==> flow/design.v <==
module solver (
    input clk,
    input reset,
    input insert,
    input advance,
    input [3:0] value,
    output [40:0] solution
);
(* mem2reg *)
reg [40:0] counts [9];
assign solution =
    counts[0] + counts[1] + counts[2]
    + counts[3] + counts[4] + counts[5]
    + counts[6] + counts[7] + counts[8];
always @(posedge clk) begin
    if (reset) begin
        for (integer i = 0; i < 9; i = i + 1) begin
            counts[i] <= 0;
        end
    end if (insert) begin
        counts[value] <= counts[value] + 1;
    end if (advance) begin
        for (integer i = 1; i < 7; i = i + 1) begin
            counts[i - 1] <= counts[i];
        end
        counts[6] <= counts[7] + counts[0];
        counts[7] <= counts[8];
        counts[8] <= counts[0];
    end
end
endmodule
# Reports on solver
# What the tools print for solver, step after step.
# Lines are those of the file above, counted from 1.
# Library cell names are shortened.
# Not given: --
[inputs]
top = "solver"
clock_port = "clk"
lib = "sky130hd"
pvt_corner = "tt_025C_1v80"

# After elaboration
# Counts by Yosys on the flattened word-level netlist (proc, flatten, opt, wreduce). Print and check cells are left out. Cells with the same type and inputs are merged into one.
[classes]
add_sub_neg = 10
n_mul = 0
n_div = 0
compare = 0
eq_ne = 8
shift = 0
muxes = 38
bitwise = 0
reduce_and_logical = 1
[ops]
columns = ["operator", "n"]
rows = [
  ["41-bit 2-to-1 mux", 37],
  ["41-bit adder", 9],
  ["41-bit parallel mux with 9-bit select", 1],
  ["41-bit by 1-bit adder with 41-bit output with constant B", 1],
  ["4-bit by 3-bit equality test with 1-bit output with constant B", 4],
  ["4-bit by 2-bit equality test with 1-bit output with constant B", 2],
  ["4-bit by 1-bit equality test with 1-bit output with constant B", 1],
  ["4-bit equality test with constant B", 1],
  ["4-bit zero test", 1],
]
[word_totals]
register_bits = 369
latchBits = 0
mem_bits_rw = 0
romBits = 0
clocked_rd_ports_x_width = 0
memories = 0
in_bits = 8
out_inout_bits = 41
wordCells = 66

# Logic depth
# Yosys ltp: most cells in a row. Word level: on the elaborated netlist, between registers, memories and ports. Mapped: between sequential cells and ports; inverters and the memories' decode and read muxes count.
[depth]
depth_word = 8
ABC_AREA = 0
mapped_depth = 20
mapped_depth_nobuf = 20

# Mapped cells and area
# Yosys stat after the flow's synthesis: flattened, memories mapped to cells. It holds for the ABC_AREA given above (unset counts as 0); a run with the other value may have another netlist.
[synth_totals]
cell_count = 3480
mapped_area_um2 = 30037.6
sequential_area_um2 = 7387.1
flip_flops = 369
n_buf = 241
[by_type]
columns = ["cell", "n", "area_total_um2"]
rows = [
  ["dfxtp_1", 369, 7.39E+03],
  ["fa_1", 277, 5.55E+03],
  ["inv_1", 380, 1.43E+03],
  ["a21oi_1", 261, 1.31E+03],
  ["o21ai_0", 221, 1.11E+03],
  ["ha_1", 82, 1.03E+03],
  ["nand2_1", 267, 1E+03],
  ["a22oi_1", 114, 855.821],
  ["clkbuf_1", 180, 675.648],
  ["and3_1", 104, 650.624],
  ["a31oi_1", 95, 594.32],
  ["a211oi_1", 78, 585.562],
  ["xnor2_1", 64, 560.538],
  ["nor2_1", 126, 472.954],
  ["nor3_1", 90, 450.432],
  ["nand3_1", 73, 365.35],
  ["a2bb2oi_1", 39, 341.578],
  ["xor2_1", 39, 341.578],
]
# Not listed: further types 90, cells in them 621.

# Path before layout
# Path of least setup slack by OpenSTA after synthesis, without wires, with an ideal clock, recovery checks aside; 20% of the period is set as input and as output delay. Where synthesis merged equal registers, the netlist keeps one of their names.
[synth_path]
path_kind = "flip-flop to output port"
startpoint = "register counts[0][2]"
endpoint = "output solution[40]"
tclk_ps = 9000
out_delay_ps = 1800
launch_ps = 0
arrival_ps = 5359
t_required_ps = 7200
path_slack_ps = 1841
path_delay_ps = 5359
stages = 21
n_path_buf = 0
synth_period_reached_ps = 7159
# "path_delay_ps" is the arrival time less input delay plus setup time.
# At an output port there is no setup time.
# "stages" counts driving pins, that of a launching flip-flop among them; a cell with two outputs on the path counts twice.
# "synth_period_reached_ps" = period - worst setup slack (recovery checks aside). The figure is calculated, with input and output delays left at 20% of the set period.
# The rows between start and end are the longest chain of elaborated cells between them; the timing report does not say that the signal goes this way. Where chains are equally long, one stands for them.
# Each line given opens the expression or statement behind the cell; cells for indexed reads and writes are added by Yosys, which also makes memories of some case tables.
# At most two assigning lines are given for a register; there are more.
[synth_via]
path_cell_list = "dfxtp_1 > inv_1 > fa_1 > inv_1 > fa_1 > fa_1 > inv_1 > fa_1 > inv_1 > ha_1 > fa_1 > a211oi_1 > o21bai_1 > nor2_1 > o41ai_1 > a31oi_1 > o41ai_1 > a211o_1 > a31o_2 > a31oi_1 > xnor2_1"
elab_chain_len = 8
cells_between = 8
cone_lines = 1
cone_classes = "8 x add/sub"
[synth_rtl]
columns = ["element", "line", "rtl"]
rows = [
  ["start: declaration", 10, "reg [40:0] counts [9];"],
  ["start: assignment", 21, "counts[value] <= counts[value] + 1;"],
  ["start: assignment", 24, "counts[i - 1] <= counts[i];"],
  ["41-bit adder (8 in a row)", 12, "counts[0] + counts[1] + counts[2]"],
  ["end: declaration", 7, "output [40:0] solution"],
]

# Timing after layout
# From the final timing report of run 1: the path of least setup slack in the routed layout; clock arrival at registers is part of the times.
# The report prints the path's times to 10 ps; the period is as set.
[layout_path]
path_kind = "flip-flop to output port"
startpoint = "register counts[0][14]"
endpoint = "output solution[39]"
tclk_ps = 8740
out_delay_ps = 1750
launch_ps = 590
arrival_ps = 6750
t_required_ps = 6990
path_slack_ps = 240
stages = 23
n_path_buf = 3
# The rows between start and end are the longest chain of elaborated cells between them; the timing report does not say that the signal goes this way. Where chains are equally long, one stands for them.
# At most two assigning lines are given for a register; there are more.
[layout_via]
path_cell_list = "dfxtp_1 > inv_1 > fa_1 > inv_1 > fa_1 > fa_1 > inv_1 > fa_1 > inv_1 > ha_1 > a21o_1 > o21bai_1 > a221o_1 > a221oi_1 > a211oi_1 > buf_4 > o2111ai_2 > a211oi_1 > buf_4 > o31ai_2 > nand2_1 > o211ai_1 > clkdlybuf4s50_1"
elab_chain_len = 8
cells_between = 8
cone_lines = 1
cone_classes = "8 x add/sub"
[layout_rtl]
columns = ["element", "line", "rtl"]
rows = [
  ["start: declaration", 10, "reg [40:0] counts [9];"],
  ["start: assignment", 21, "counts[value] <= counts[value] + 1;"],
  ["start: assignment", 24, "counts[i - 1] <= counts[i];"],
  ["41-bit adder (8 in a row)", 12, "counts[0] + counts[1] + counts[2]"],
  ["end: declaration", 7, "output [40:0] solution"],
]

# Record of 6 stored runs of the RTL-to-layout flow on solver, platform sky130hd. The runs are unordered. Constraints: input delay and output delay 20% of the set period each, output load 0.01 pF.
# "timing.worst_path_ps" = time allowed to the worst setup path (clock period - input delay - output delay, where it has them) - its slack; a late launch clock adds to it, a late capture clock takes from it.
# By "design_power_uw" is meant OpenSTA's value without simulated activity: inputs other than the clock are taken to toggle once in ten clock periods, and the tool carries that through the logic.
# "timing.worst_path_ps" is known to 10 ps.

[[run]]
name = "run 1"
[run.settings]
CORE_UTILIZATION = 65
period_ns = 8.74
CAP_MARGIN = 20
CORE_MARGIN = 2
SLEW_MARGIN = 20
[run.results]
synth_area_um2 = 30037.6
design.die.area_um2 = 47947.9
final_cell_area_um2 = 32368.5
fin_ws_ps = 241
total_negative_slack_ps = 0
ws_hold_ps = 494
design_power_uw = 14785
timing.worst_path_ps = 6750
critical_path_type = "flip-flop to output port"

[[run]]
name = "run 2"
[run.settings]
ABC_AREA = 1
CAP_MARGIN = 10
CELL_PAD_IN_SITES_DETAIL_PLACEMENT = 1
CELL_PAD_IN_SITES_GLOBAL_PLACEMENT = 1
CORE_ASPECT_RATIO = 1.29
CORE_MARGIN = 9
CORE_UTILIZATION = 32
CTS_CLUSTER_DIAMETER = 142
CTS_CLUSTER_SIZE = 87
GPL_ROUTABILITY_DRIVEN = 1
GPL_TIMING_DRIVEN = 1
MAX_ROUTING_LAYER = "met4"
MIN_ROUTING_LAYER = "met1"
PLACE_DENSITY_LB_ADDON = 0.08
SETUP_SLACK_MARGIN = 1.2
SLEW_MARGIN = 10
TNS_END_PERCENT = 40
period_ns = 10.5
[run.results]
synth_area_um2 = 32750.2
design.die.area_um2 = 114277.0
final_cell_area_um2 = 34927.2
fin_ws_ps = 1616
total_negative_slack_ps = 0
ws_hold_ps = 457
design_power_uw = 5305
timing.worst_path_ps = 6780
critical_path_type = "flip-flop to output port"

[[run]]
name = "run 3"
[run.settings]
CORE_UTILIZATION = 40
SETUP_SLACK_MARGIN = -0.54
period_ns = 8.74
CAP_MARGIN = 20
CORE_MARGIN = 2
SLEW_MARGIN = 20
[run.results]
synth_area_um2 = 30037.6
design.die.area_um2 = 77300.7
final_cell_area_um2 = 32865.3
fin_ws_ps = -250
total_negative_slack_ps = -980
ws_hold_ps = 491
design_power_uw = 14543
timing.worst_path_ps = 7240
critical_path_type = "flip-flop to output port"

[[run]]
name = "run 4"
[run.settings]
CORE_UTILIZATION = 40
period_ns = 8.74
CAP_MARGIN = 20
CORE_MARGIN = 2
SLEW_MARGIN = 20
[run.results]
synth_area_um2 = 30037.6
design.die.area_um2 = 77300.7
final_cell_area_um2 = 32919.1
fin_ws_ps = 185
total_negative_slack_ps = 0
ws_hold_ps = 495
design_power_uw = 14631
timing.worst_path_ps = 6810
critical_path_type = "flip-flop to output port"

[[run]]
name = "run 5"
[run.settings]
ABC_AREA = 0
CAP_MARGIN = 10
CELL_PAD_IN_SITES_DETAIL_PLACEMENT = 1
CELL_PAD_IN_SITES_GLOBAL_PLACEMENT = 1
CORE_ASPECT_RATIO = 1.31
CORE_UTILIZATION = 32
CTS_CLUSTER_SIZE = 40
GPL_ROUTABILITY_DRIVEN = 1
GPL_TIMING_DRIVEN = 1
HOLD_SLACK_MARGIN = 0.25
MIN_ROUTING_LAYER = "met2"
PLACE_DENSITY_LB_ADDON = 0.08
TNS_END_PERCENT = 40
period_ns = 10.5
CORE_MARGIN = 2
SLEW_MARGIN = 20
[run.results]
synth_area_um2 = 30037.6
design.die.area_um2 = 96357.2
final_cell_area_um2 = 33378.3
fin_ws_ps = 961
total_negative_slack_ps = 0
ws_hold_ps = 500
design_power_uw = 12245
timing.worst_path_ps = 7440
critical_path_type = "flip-flop to output port"

[[run]]
name = "run 6"
[run.settings]
ABC_AREA = 1
CAP_MARGIN = 10
CELL_PAD_IN_SITES_DETAIL_PLACEMENT = 1
CELL_PAD_IN_SITES_GLOBAL_PLACEMENT = 1
CORE_ASPECT_RATIO = 1.31
CORE_MARGIN = 9
CORE_UTILIZATION = 32
CTS_CLUSTER_DIAMETER = 102
CTS_CLUSTER_SIZE = 87
GPL_ROUTABILITY_DRIVEN = 1
GPL_TIMING_DRIVEN = 1
HOLD_SLACK_MARGIN = 0.25
MAX_ROUTING_LAYER = "met4"
MIN_ROUTING_LAYER = "met2"
PLACE_DENSITY_LB_ADDON = 0.08
TNS_END_PERCENT = 40
period_ns = 10.5
SLEW_MARGIN = 20
[run.results]
synth_area_um2 = 32750.2
design.die.area_um2 = 114290.0
final_cell_area_um2 = 35515.3
fin_ws_ps = 1381
total_negative_slack_ps = 0
ws_hold_ps = 464
design_power_uw = 5922
timing.worst_path_ps = 7020
critical_path_type = "flip-flop to output port"
